==> flow/design.v <==
`timescale 1ns / 1ps
module CAN_TX(
        input wire clk,
        input wire rst,
        input wire sig,  
        output reg can_tx, output reg rst_n,
        output reg led,
        output reg [14:0] crc_reg,          
        output reg [3:0] dlc,               
        output reg [10:0] id,
        output reg [3:0] current_state,
        output reg [15:0]bit_counter ,
        output reg [63:0] data,
        output reg send_frame, sending_frame,idle      
    );
parameter IDLE = 0, SOF = 1, ID_STATE = 2, RTR = 3, IDE = 4, R0 = 5, DLC_STATE = 6, 
          DATA_STATE = 7, CRC_STATE = 8, DEL1 = 9, ACK_STATE = 10, DEL2 = 11, EOF_STATE = 12;
          parameter DEBOUNCE_MAX = 100000;  
          reg [16:0] debounce_counter;
          reg btn1_stable;
          reg btn1_last;
always @(posedge clk) begin
              if (sig != btn1_last) begin
                  debounce_counter <= DEBOUNCE_MAX;
              end else if (debounce_counter > 0) begin
                  debounce_counter <= debounce_counter - 1;
              end else begin
                  btn1_stable <= sig;
              end
              btn1_last <= sig;  
          end
wire SOF_BIT = 1'b0;
reg [3:0] next_state;
always @(posedge clk)
begin
  if (rst) begin
        rst_n <= 1'b0;
        led <= 1'b0;
        data <= 64'b0;
        id <= 11'b0;
        send_frame <= 1'b0;
        dlc <= 4'b0;
  end
  else if (sig) begin
        rst_n <= 1'b1;
        data <= 64'hAABBCCDDEEFF0001;
        id <= 11'b10000000001;
        send_frame <= 1'b1;
         led <= 1'b1;
        dlc[3:0] <=4'b1000;
    end        
    else begin
        rst_n <= 1'b0;
         led <= 1'b0;
        data <= 64'b0;  
        send_frame <= 1'b0;
     end   
end 
always @ (posedge clk) begin: STATE_MEMORY
    if (rst)
        current_state <= IDLE;
    else if (!send_frame)
        current_state <= IDLE;
    else if (send_frame)
        current_state <= next_state;
end	
always @(*) 
begin: NEXT_STATE_LOGIC
    case (current_state)
        IDLE: 
                next_state = SOF;
        SOF: 
            if (send_frame && !idle)
                next_state = ID_STATE;
            else 
                next_state = SOF;
        ID_STATE: 
            if (sending_frame && bit_counter == 11)begin 
                next_state = RTR; 
                end
            else 
                next_state = ID_STATE;
        RTR: 
            if (sending_frame) 
                next_state = IDE; 
            else 
                next_state = RTR;
        IDE: 
            if (sending_frame) 
                next_state = R0; 
            else 
                next_state = IDE;
        R0:
            if (sending_frame) 
                next_state = DLC_STATE; 
            else 
                next_state = R0;
        DLC_STATE: 
            if (sending_frame && bit_counter == 4) 
                next_state = DATA_STATE; 
            else 
                next_state = DLC_STATE;
        DATA_STATE: 
            if (sending_frame && bit_counter == (dlc * 8)) 
                next_state = CRC_STATE; 
            else 
                next_state = DATA_STATE;
        CRC_STATE: 
            if (sending_frame && bit_counter == 15) 
                next_state = DEL1; 
            else 
                next_state = CRC_STATE;
        DEL1:
            if (sending_frame) 
                next_state = ACK_STATE; 
            else 
                next_state = DEL1;        
        ACK_STATE: 
            if (sending_frame) 
                next_state = DEL2; 
            else 
                next_state = ACK_STATE;
        DEL2:
            if (sending_frame) 
                next_state = EOF_STATE; 
            else 
                next_state = DEL2;
        EOF_STATE: 
            if (sending_frame && bit_counter == 6) begin
                next_state = IDLE; 
                end
            else 
                next_state = EOF_STATE;
        default: 
            next_state = IDLE;
    endcase
end	
always @ (posedge clk) 
begin: OUTPUT_LOGIC
    if (rst) begin
        can_tx <= 1'b1;
        sending_frame <= 1'b0;
        bit_counter <= 0;
        crc_reg <= 15'b0;
        idle <= 1'b1;
    end else if (!rst_n) begin
        can_tx <= 1'b1;          
        sending_frame <= 1'b0;
        bit_counter <= 0;
        crc_reg <= 15'b0;
    end else begin
        case (current_state)
            IDLE: 
                if (send_frame && !sending_frame && idle) begin
                    sending_frame <= 1'b1;
                    idle<=1'b0;
                    can_tx <= SOF_BIT;    
                     end else begin
                        can_tx <= 1'b1;        
                end
            SOF: begin 
               can_tx <= id[10 - bit_counter];
               bit_counter <= bit_counter + 1;
            end
            ID_STATE: 
              begin
                can_tx <= id[10 - bit_counter];   
                bit_counter <= bit_counter + 1;
                if (bit_counter == 11) begin
                    can_tx <= 1'b0;
                    bit_counter <= 0;
                end        
              end
            RTR: 
              begin
                    can_tx <= 1'b0;
            end
            IDE: 
            begin
                can_tx <= 1'b0;   
            end
            R0:
              begin
                can_tx <= dlc[3 - bit_counter];
                 bit_counter <= bit_counter + 1;
            end
            DLC_STATE:
               begin
                can_tx <= dlc[3 - bit_counter];   
                bit_counter <= bit_counter + 1;
                if (bit_counter == 4) begin
                    bit_counter <= 1;
                    can_tx <= data[63];
                end  
            end
            DATA_STATE:  
              begin
                can_tx <= (bit_counter <= 63) ? data[63-bit_counter] : 1'b0;   
                bit_counter <= bit_counter + 1;
                if (bit_counter == (dlc * 8))
                    bit_counter <= 0;
            end
            CRC_STATE: 
            begin
                bit_counter <= bit_counter + 1;
                if (bit_counter == 15)
                    bit_counter <= 0;
            end
            DEL1:  
             begin
                can_tx <= 1'b1; 
            end
            ACK_STATE: 
                can_tx <= 1'b1;   
            DEL2:
            begin
                can_tx <= 1'b1;  
            end
            EOF_STATE:  
            begin
                can_tx <= 1'b1;   
                bit_counter <= bit_counter + 1;
                if (bit_counter == 6) begin
                    bit_counter <= 0;
                    sending_frame <= 0;
                    idle <=1'b1;
                end
            end
            default:
            can_tx <=1;
        endcase
  end  
end
function [14:0] nextCRC;
    input new_bit;
    input [14:0] crc_in;
    begin
        nextCRC[14] = crc_in[13] ^ new_bit;
        nextCRC[13] = crc_in[12] ^ crc_in[14] ^ new_bit;
        nextCRC[12] = crc_in[11];
        nextCRC[11] = crc_in[10] ^ crc_in[14] ^ new_bit;
        nextCRC[10] = crc_in[9];
        nextCRC[9]  = crc_in[8]  ^ crc_in[14] ^ new_bit;
        nextCRC[8]  = crc_in[7];
        nextCRC[7]  = crc_in[6];
        nextCRC[6]  = crc_in[5]  ^ crc_in[14] ^ new_bit;
        nextCRC[5]  = crc_in[4];
        nextCRC[4]  = crc_in[3]  ^ crc_in[14] ^ new_bit;
        nextCRC[3]  = crc_in[2];
        nextCRC[2]  = crc_in[1];
        nextCRC[1]  = crc_in[0]  ^ crc_in[14] ^ new_bit;
        nextCRC[0]  = new_bit;
    end
endfunction
endmodule
`timescale 1ns / 1ps
module CAN_RX (
    input wire clk,
    input wire rst,
    input wire can_rx_buf, 
    output reg SOF_detected,
    output reg receiving_frame,
    output reg can_rx,
    output reg [10:0] id_rx,     
    output reg [3:0] dlc_rx,     
    output reg [63:0] crc_rx,
    output reg [63:0] data_rx,   
    output reg [3:0] current_state,
    output reg [31:0] state_ascii,
    output reg red,
    output reg green,
    output reg blue,
    output reg debug_led,
    output reg [15:0]bit_counter, 
    output reg frame_valid  
);
    reg [14:0] crc_reg;
    reg rtr;
    reg r0;
    reg sof;
    reg [4:0] next_state;
    reg rst_n;
    parameter IDLE = 0, SOF = 1, ID_STATE = 2, RTR = 3, IDE = 4, R0 = 5, DLC_STATE = 6, 
              DATA_STATE = 7, CRC_STATE = 8, DEL1 = 9, ACK_STATE = 10, DEL2=11, EOF_STATE = 12;
    reg [3:0] data_length;
always @(*) begin
        case (current_state)
            IDLE:       state_ascii = "IDLE";  
            SOF:        state_ascii = "SOF ";  
            ID_STATE:   state_ascii = "ID  ";  
            RTR:        state_ascii = "RTR ";  
            IDE:        state_ascii = "IDE ";  
            R0:         state_ascii = "R0  ";  
            DLC_STATE:  state_ascii = "DLC ";  
            DATA_STATE: state_ascii = "DATA";  
            CRC_STATE:  state_ascii = "CRC ";  
            DEL1:       state_ascii = "DEL1";  
            ACK_STATE:  state_ascii = "ACK ";  
            DEL2:       state_ascii = "DEL2";  
            EOF_STATE:  state_ascii = "EOF ";  
            default:    state_ascii = "UNK ";  
        endcase
    end
always @(posedge clk)
begin   
    if (rst) begin
    SOF_detected <= 0;
    receiving_frame <= 0;
    end
    else begin
    if (current_state == IDLE && !can_rx && !SOF_detected)begin
    SOF_detected <=1;
    receiving_frame <= 1'b1;
    end
    else begin
    if (current_state != IDLE && SOF_detected)
    SOF_detected <=1;
    end
    if (current_state == EOF_STATE && bit_counter==6 && SOF_detected)
    SOF_detected <=0;
    end
end    
always @(posedge clk)
begin   
    if (rst) begin
        current_state <= IDLE;
    end
    else if (receiving_frame) begin       
        current_state <= next_state;
    end        
    else begin
        current_state <= IDLE;
     end
end      
    always @(*) begin
        can_rx = can_rx_buf; 
    end
    always @(*)
    begin: NEXT_STATE_LOGIC
        case (current_state)
            IDLE: 
                if (SOF_detected)
                    next_state = ID_STATE; 
                else 
                    next_state = IDLE;
            SOF: 
                if (bit_counter == 1) 
                    next_state = ID_STATE; 
                else 
                    next_state = SOF;
            ID_STATE: 
                if (frame_valid && bit_counter == 10) 
                    next_state = RTR; 
                else 
                    next_state = ID_STATE;
            RTR: 
                if (frame_valid)
                    next_state = IDE; 
                else 
                    next_state = RTR;
            IDE: 
                if (frame_valid) 
                    next_state = R0; 
                else 
                    next_state = IDE;
            R0:
                if (frame_valid) 
                    next_state = DLC_STATE; 
                else 
                    next_state = R0;
            DLC_STATE: 
                if (frame_valid && bit_counter == 3) 
                    next_state = DATA_STATE; 
                else 
                    next_state = DLC_STATE;
            DATA_STATE: 
                if (frame_valid && bit_counter == (data_length * 8)) 
                    next_state = CRC_STATE; 
                else 
                    next_state = DATA_STATE;
            CRC_STATE: 
                if (frame_valid && bit_counter == 14) 
                    next_state = DEL1; 
                else 
                    next_state = CRC_STATE;
            DEL1: 
                if (frame_valid) 
                    next_state = ACK_STATE; 
                else 
                    next_state = DEL1;        
            ACK_STATE: 
                if (frame_valid)
                    next_state = DEL2; 
                else 
                    next_state = ACK_STATE;
            DEL2: 
                if (frame_valid) 
                    next_state = EOF_STATE; 
                else 
                    next_state = DEL2;        
            EOF_STATE: 
                if (frame_valid && bit_counter == 6) 
                    next_state = IDLE; 
                else 
                    next_state = EOF_STATE;
            default: 
                next_state = IDLE;
        endcase 
    end	
always @(posedge clk)
begin
  if (rst) begin
    frame_valid <= 1'b0;
    debug_led <= 1'b0;
    id_rx <= 11'b0;
    dlc_rx <= 4'b0;
    data_rx <= 64'b0;
    crc_rx <= 64'b0;
    bit_counter <= 0;
    red <= 1'b0;
    green <= 1'b0;
    blue <= 1'b0;
    data_length = 4'b0;
  end
  else
  case (current_state)
  IDLE: begin
             if (receiving_frame && !frame_valid) begin
                 frame_valid <= 1'b1;
                 debug_led <= 1'b0;
                 id_rx[10 - bit_counter] <= can_rx;   
                 bit_counter <= bit_counter + 1;
                end else begin
                end 
                end
  SOF: begin
                            red <= 1'b1;
                            green <= 1'b0; 
                            blue <= 1'b1;  
                   id_rx[10 - bit_counter] <= can_rx;          
                   bit_counter <= bit_counter + 1;  
                end
  ID_STATE:  begin
                    id_rx[10 - bit_counter] <= can_rx;
                    bit_counter <= bit_counter + 1;
                    if (bit_counter == 10) begin
                        bit_counter <= 0;
                    end
                end
   RTR:   begin
                end
                IDE:   begin                           
                end
                R0:   begin                        
                end
  DLC_STATE: begin 
                    case (bit_counter)
                        0: dlc_rx[3] <= can_rx;   
                        1: dlc_rx[2] <= can_rx;
                        2: dlc_rx[1] <= can_rx;
                        3: dlc_rx[0] <= can_rx;   
                    endcase
                    bit_counter <= bit_counter + 1;
                    if (bit_counter == 3) begin
                        bit_counter <= 1;
                        red <= 1'b1;
                         green <= 1'b1; 
                         blue <= 1'b0;  
                    end
                end
                DATA_STATE:  begin
                    case (dlc_rx)
                                    4'b0000: data_length = 0;        
                                    4'b0001: data_length = 1;        
                                    4'b0010: data_length = 2;       
                                    4'b0011: data_length = 3;       
                                    4'b0100: data_length = 4;       
                                    4'b0101: data_length = 5;       
                                    4'b0110: data_length = 6;       
                                    4'b0111: data_length = 7;       
                                    4'b1000: data_length = 8;       
                           default: data_length = 0;     
                     endcase
                    if (((data_length*8))-bit_counter <= 63)
                    data_rx[((data_length*8))-bit_counter] <= can_rx;
                    bit_counter <= bit_counter + 1;
                    if (bit_counter == (data_length * 8) ) begin
                        bit_counter <= 0;
                        red <= 1'b1;
                            green <= 1'b0; 
                            blue <= 1'b0;  
                    end
                end
                CRC_STATE:  begin
                    crc_rx[bit_counter] <= can_rx;
                    bit_counter <= bit_counter + 1;
                    if (bit_counter == 14) begin
                        bit_counter <= 0;
                    end
                end
                DEL1:  begin
                end
                ACK_STATE:   begin
                end
                DEL2:  begin
                   red <= 1'b1;
                   green <= 1'b0; 
                   blue <= 1'b0;  
                end
                EOF_STATE:  begin
                    if (can_rx == 1'b1)    
                    bit_counter <= bit_counter + 1;
                    if (bit_counter == 4) begin
                        id_rx <= 11'b00000000000;
                        dlc_rx <= 4'b0000;
                    end      
                    if (bit_counter == 6) begin
                        bit_counter <= 0;
                        frame_valid <= 1'b0;   
                        debug_led <= 1'b1;
                        red <= 1'b0;
                        green <= 1'b1; 
                        blue <= 1'b1;
                    end
   end
   endcase                 
end   
endmodule
module can_node (
    input  wire        clk,
    input  wire        rst,
    input  wire        tx_sig,
    output wire        tx_can_tx,
    output wire        tx_rst_n,
    output wire        tx_led,
    output wire [14:0] tx_crc_reg,
    output wire [3:0]  tx_dlc,
    output wire [10:0] tx_id,
    output wire [3:0]  tx_current_state,
    output wire [15:0] tx_bit_counter,
    output wire [63:0] tx_data,
    output wire        tx_send_frame,
    output wire        tx_sending_frame,
    output wire        tx_idle,
    input  wire        rx_can_rx_buf,
    output wire        rx_SOF_detected,
    output wire        rx_receiving_frame,
    output wire        rx_can_rx,
    output wire [10:0] rx_id_rx,
    output wire [3:0]  rx_dlc_rx,
    output wire [63:0] rx_crc_rx,
    output wire [63:0] rx_data_rx,
    output wire [3:0]  rx_current_state,
    output wire [31:0] rx_state_ascii,
    output wire        rx_red,
    output wire        rx_green,
    output wire        rx_blue,
    output wire        rx_debug_led,
    output wire [15:0] rx_bit_counter,
    output wire        rx_frame_valid
);
    CAN_TX u_tx (
        .clk(clk), .rst(rst), .sig(tx_sig),
        .can_tx(tx_can_tx), .rst_n(tx_rst_n), .led(tx_led),
        .crc_reg(tx_crc_reg), .dlc(tx_dlc), .id(tx_id),
        .current_state(tx_current_state), .bit_counter(tx_bit_counter),
        .data(tx_data), .send_frame(tx_send_frame),
        .sending_frame(tx_sending_frame), .idle(tx_idle)
    );
    CAN_RX u_rx (
        .clk(clk), .rst(rst), .can_rx_buf(rx_can_rx_buf),
        .SOF_detected(rx_SOF_detected), .receiving_frame(rx_receiving_frame),
        .can_rx(rx_can_rx), .id_rx(rx_id_rx), .dlc_rx(rx_dlc_rx),
        .crc_rx(rx_crc_rx), .data_rx(rx_data_rx),
        .current_state(rx_current_state), .state_ascii(rx_state_ascii),
        .red(rx_red), .green(rx_green), .blue(rx_blue),
        .debug_led(rx_debug_led), .bit_counter(rx_bit_counter),
        .frame_valid(rx_frame_valid)
    );
endmodule
Reports on can_node. Tool output for the design above, in the order of the flow. Line numbers count from 1 in the design file above. Operators carry their Yosys type and port widths (W data, S select, Z words). Cell names lack the library's common part. The mark -- stands for no value.

Top module: can_node. Clock port: clk. Library: sky130hd. Timing corner: tt_025C_1v80.

Word level. Yosys after proc, flatten, opt, wreduce and memory -nomap, before mapping. Print and check cells are not counted. Memory sizes are those after Yosys's memory passes, which may raise the word count (mostly to a power of two), join words into wider ones and drop unused or constant bits.

Input bits: 4. The entry for register bits reads 264. Under word-level cells stands 250. The entry for memories reads 2. For output and inout bits the number is 323. For ROM bits the number is 464. Under clocked read ports x word width stands 25.

Memory list: (no name shown) (words 16, width 25, rd ports 1, wr ports 0, RTL line 287) `case (current_state)`; (no name shown) (words 16, width 4, rd ports 1, wr ports 0, RTL line 472) `case (dlc_rx)`.

Bitwise operators: 11. For equality and inequality tests the number is 50. Under reduce/logical cells stands 56. Under shift operators stands 9. Order comparisons: 2. The figure for mux-type cells is 84. The entry for add/subtract/negate cells reads 10.

Operator list (count): $mux W16 (12); $and A64 B64 Y64 (2); $or A64 B64 Y64 (2); $not A64 Y64 (2); $pmux W16 S7 (1); $pmux W4 S13 (2); $pmux W16 S6 (1); $neg A32 Y33 (2); $shift A1 B17 Y64 (1); $shift A1 B17 Y64 const A (1); $shift A1 B33 Y64 (1); $shift A1 B33 Y64 const A (1); $eq A16 B3 Y1 const B (4); $eq A16 B4 Y1 const B (4); $shiftx A64 B32 Y1 (1); $mux W64 (1); $eq A16 B7 Y1 (3); $eq A4 B4 Y1 const B (10); $sub A4 B16 Y17 const A (2); $mux W1 (34); $shift A1 B33 Y11 (1); $shift A1 B33 Y11 const A (1); $pmux W11 S3 (1); $add A16 B1 Y16 const B (2); $eq A16 B2 Y1 const B (2); $le A32 B6 Y1 const B (1); $eq A4 B3 Y1 const B (8); $shiftx A4 B32 Y1 (1).

Other operator kinds: 38; their cells: 118.

Longest topological paths. Yosys ltp: most cells in a row. Word level: on the elaborated netlist, between registers, memories and ports. Mapped: between sequential cells and ports; inverters and the memories' decode and read muxes count.

For depth after elaboration the number is 9. For ABC_AREA the number is 0. The entry for mapped depth reads 20. For gate-level depth less buffers the number is 15.

Mapped cells and area. Source: synth_stat.txt of the flow (Yosys; design flattened, memories mapped). It holds for the ABC_AREA given above (unset counts as 0); a run with the other value may have another netlist.

Cell types: dfxtp_1 (count 224, total area 4.48E+03 µm²); nand2_1 (count 241, total area 904.618 µm²); buf_4 (count 107, total area 803.27 µm²); a21oi_1 (count 153, total area 765.734 µm²); nand3_1 (count 139, total area 695.667 µm²); nor2_1 (count 163, total area 611.837 µm²); mux2i_1 (count 38, total area 380.365 µm²); xnor2_1 (count 43, total area 376.611 µm²); ha_1 (count 28, total area 350.336 µm²); clkbuf_1 (count 87, total area 326.563 µm²); xor2_1 (count 31, total area 271.51 µm²); nor3_1 (count 53, total area 265.254 µm²); nand2b_1 (count 32, total area 200.192 µm²); nand4_1 (count 30, total area 187.68 µm²); o21ai_0 (count 36, total area 180.173 µm²); o21ai_1 (count 33, total area 165.158 µm²); inv_1 (count 38, total area 142.637 µm²); o41ai_1 (count 15, total area 131.376 µm²).

Other cell types: 72; their cells: 305.

The figure for mapped flip-flops is 224. The entry for sequential part of the area reads 4484.3 µm². The entry for buffers reads 213. The figure for mapped area is 13684.4 µm². The figure for cell count is 1796.

The figures by module come from a second, unflattened synthesis with its own total; it is not the netlist above.

The figure for cells (unflattened synthesis) is 1735. Under area total of the unflattened synthesis stands 13237.7 µm².

Rows give one instance, submodules left out.

By module: CAN_RX (area 10645.2 µm², times used 1, seq. area 3983.8 µm², cells 1401); CAN_TX (area 2592.5 µm², times used 1, seq. area 500.5 µm², cells 334); can_node (area 0.0 µm², times used 1, seq. area 0.0 µm², cells 0).

Timing after synthesis. Path of least setup slack by OpenSTA after synthesis, without wires, with an ideal clock, recovery checks aside; 20% of the period is set as input and as output delay. Where synthesis merged equal registers, the netlist keeps one of their names.

Path kind: register to register. Start point: register u_rx.bit_counter[0]. End point: register u_rx.data_rx[4]. The figure for setup slack is 1.943 ns. The figure for stages on the path is 21. Time at the first pin: 0.000 ns. Period: 7.0 ns. The entry for arrival reads 4.925 ns. For path buffers the number is 5. The entry for required time reads 6.868 ns. Delay of the path: 5.057 ns. Setup time: 0.132 ns. Under synthesis period reached stands 5.057 ns.

"delay of the path" = arrival - input delay + setup time. "stages on the path": output pins that drive a net of the path, with the launching flip-flop's if there is one; two outputs of one cell count as two. "synthesis period reached" = period - worst setup slack (recovery checks aside). The figure is calculated, with input and output delays left at 20% of the set period. Between the ends stands the longest chain of elaborated cells between them, by number of cells; it is not shown to be the way that was timed. Of several equally long chains one is given. Each line given opens the expression or statement behind the cell; cells for indexed reads and writes are added by Yosys, which also makes memories of some case tables. A register here has more assigning lines than the two given. Where a signal picks the word or bit written, the line may be left out of the assigning lines.

Cells stage by stage: dfxtp_1 -> clkbuf_1 -> clkbuf_1 -> inv_1 -> ha_1 -> nor2b_1 -> clkbuf_1 -> maj3_2 -> xnor2_1 -> nand2_1 -> or4b_1 -> nor3_1 -> o211a_1 -> ha_1 -> nor4bb_1 -> a32oi_1 -> buf_2 -> or4_1 -> buf_6 -> o21ai_2 -> a21oi_1. For length of the longest elaborated chain the number is 6. Elaborated cells on any way between the ends: 9. Classes of those cells: add/sub: 2; compare: 1; shift: 2; logic: 3; reduce/logical: 1.

Ends and longest elaborated chain, after synthesis: from (decl) (RTL line 274) `output reg [15:0]bit_counter,`; from (assign) (RTL line 432) `bit_counter <= bit_counter + 1;`; from (assign) (RTL line 441) `bit_counter <= bit_counter + 1;`; $sub A7 B16 Y17 (RTL line 485) `data_rx[((data_length*8))-bit_counter] <= can_rx;`; $neg A32 Y33 (RTL line 485); $shift A1 B33 Y64 (RTL line 485); $not A64 Y64 (RTL line 485); $and A64 B64 Y64 (RTL line 485); $or A64 B64 Y64 (RTL line 485); to (assign) (RTL line 417) `data_rx <= 64'b0;`; to (decl) (RTL line 267) `output reg [63:0] data_rx,`.

Timing after layout. Path of least setup slack in the final report of run B (OpenROAD, finished layout, wires in). Where an end is a register, its clock arrival counts in the times.

Path kind: register to register. Start point: register u_rx.dlc_rx[2]. End point: register u_rx.data_rx[57]. The figure for setup slack is -0.81 ns. Setup time: 0.13 ns. For path buffers the number is 1. The figure for stages on the path is 16. The entry for arrival reads 4.55 ns. The entry for required time reads 3.74 ns. Period: 3.36 ns. Time at the first pin: 0.49 ns.

Between the ends stands the longest chain of elaborated cells between them, by number of cells; it is not shown to be the way that was timed. Of several equally long chains one is given. The chain passes a memory read, where the word-level depth is cut; so it can be longer than that depth. A register here has more assigning lines than the two given. Where a signal picks the word or bit written, the line may be left out of the assigning lines.

Cells stage by stage: dfxtp_2 -> nor4b_4 -> ha_4 -> a21oi_4 -> o211a_4 -> or4b_1 -> a211o_1 -> nor3_4 -> o211a_1 -> ha_1 -> nor4bb_1 -> a32oi_1 -> buf_4 -> or4_4 -> o21ai_2 -> a21oi_1. For length of the longest elaborated chain the number is 9. Elaborated cells on any way between the ends: 12. Classes of those cells: add/sub: 2; compare: 1; shift: 2; mux: 2; logic: 3; reduce/logical: 1; memory: 1.

Ends and longest elaborated chain, after layout: from (decl) (RTL line 265) `output reg [3:0] dlc_rx,`; from (assign) (RTL line 416) `dlc_rx <= 4'b0;`; from (assign) (RTL line 459) `1: dlc_rx[2] <= can_rx;`; $mem_v2 Z16 W4 (RTL line 472) `case (dlc_rx)`; $mux W4 (RTL line 426) `case (current_state)`; $mux W4 (RTL line 412) `if (rst) begin`; $sub A7 B16 Y17 (RTL line 485) `data_rx[((data_length*8))-bit_counter] <= can_rx;`; $neg A32 Y33 (RTL line 485); $shift A1 B33 Y64 (RTL line 485); $not A64 Y64 (RTL line 485); $and A64 B64 Y64 (RTL line 485); $or A64 B64 Y64 (RTL line 485); to (assign) (RTL line 417) `data_rx <= 64'b0;`; to (decl) (RTL line 267) `output reg [63:0] data_rx,`.

Hand-over note for can_node

Below are 5 stored runs of the flow (Yosys, OpenROAD; platform sky130hd) on can_node, each with its settings and what was measured, unordered. Constraints: input delay and output delay 20% of the set period each, output load 0.01 pF. "period reached" = clock period - worst setup slack. The figure is calculated, with input and output delays left at 20% of the set period. "time used up by the worst setup path": the worst setup path's part of the clock period (all of it between registers, 20% less for each end at a port) less its slack. A launch clock that arrives late makes it longer, a capture clock that arrives late makes it shorter. By "total power of the final layout" is meant OpenSTA's value without simulated activity: inputs other than the clock are taken to toggle once in ten clock periods, and the tool carries that through the logic.

Run A has these settings: CELL_PAD_IN_SITES_GLOBAL_PLACEMENT 3; CORE_ASPECT_RATIO 1.26; CORE_UTILIZATION 54; CTS_CLUSTER_DIAMETER 53; HOLD_SLACK_MARGIN 0.22; MAX_ROUTING_LAYER met4; PLACE_DENSITY_LB_ADDON 0.23; SETUP_SLACK_MARGIN 1.59; TNS_END_PERCENT 10; period_ns 9.41; CAP_MARGIN 20; CORE_MARGIN 2; SLEW_MARGIN 20. Outcome: unfinished; error FLW-0024 in placement.

Run B has these settings: ABC_AREA 0; CAP_MARGIN 30; CELL_PAD_IN_SITES_GLOBAL_PLACEMENT 2; CORE_MARGIN 9; CORE_UTILIZATION 34; CTS_CLUSTER_DIAMETER 331; CTS_CLUSTER_SIZE 46; GPL_ROUTABILITY_DRIVEN 0; GPL_TIMING_DRIVEN 1; MAX_ROUTING_LAYER met5; SLEW_MARGIN 15; period_ns 3.36. The period reached stands at 4.169 ns. The total power of the final layout comes to 5.830 mW. The final worst hold slack stands at 0.469 ns. The total negative slack on setup checks comes to -49.027 ns. For the time used up by the worst setup path the run shows 4.17 ns. Critical path type: register to register. The overall die area reads 47794.7 µm². The measured std-cell area (final layout) is 19408.6 µm². For the post-synthesis cell area the run shows 13684.4 µm². The setup slack of the critical path is -0.809 ns. The post-layout utilization stands at 48.8%.

Run C has these settings: ABC_AREA 0; CELL_PAD_IN_SITES_GLOBAL_PLACEMENT 3; CORE_ASPECT_RATIO 1.03; CORE_UTILIZATION 68; GPL_ROUTABILITY_DRIVEN 1; PLACE_DENSITY_LB_ADDON 0.26; SETUP_SLACK_MARGIN 0.42; period_ns 4.03; CAP_MARGIN 20; CORE_MARGIN 2; SLEW_MARGIN 20. Outcome: unfinished; error FLW-0024 in placement.

Run D has these settings: ABC_AREA 0; CAP_MARGIN 30; CELL_PAD_IN_SITES_GLOBAL_PLACEMENT 0; CORE_MARGIN 9; CORE_UTILIZATION 34; CTS_CLUSTER_DIAMETER 334; CTS_CLUSTER_SIZE 46; GPL_ROUTABILITY_DRIVEN 0; GPL_TIMING_DRIVEN 1; MAX_ROUTING_LAYER met5; SETUP_SLACK_MARGIN 0.22; SLEW_MARGIN 15; period_ns 3.36. The overall die area reads 47794.7 µm². For the post-synthesis cell area the run shows 13684.4 µm². The measured std-cell area (final layout) is 20088.0 µm². The period reached stands at 4.244 ns. The final worst hold slack stands at 0.469 ns. For the time used up by the worst setup path the run shows 4.24 ns. Critical path type: register to register. The setup slack of the critical path is -0.884 ns. The post-layout utilization stands at 50.6%. The total power of the final layout comes to 5.841 mW. The total negative slack on setup checks comes to -54.789 ns.

Run E has these settings: ABC_AREA 1; CELL_PAD_IN_SITES_GLOBAL_PLACEMENT 2; CORE_MARGIN 3; CORE_UTILIZATION 42; MAX_ROUTING_LAYER met4; SLEW_MARGIN 30; period_ns 3.36; CAP_MARGIN 20. The post-layout utilization stands at 64.8%. The total power of the final layout comes to 11.062 mW. For the post-synthesis cell area the run shows 14958.1 µm². For the time used up by the worst setup path the run shows 3.89 ns. Critical path type: register to register. The period reached stands at 3.893 ns. The overall die area reads 37915.9 µm². The measured std-cell area (final layout) is 22541.6 µm². The total negative slack on setup checks comes to -37.924 ns. The setup slack of the critical path is -0.533 ns. The final worst hold slack stands at 0.450 ns.

End of note.
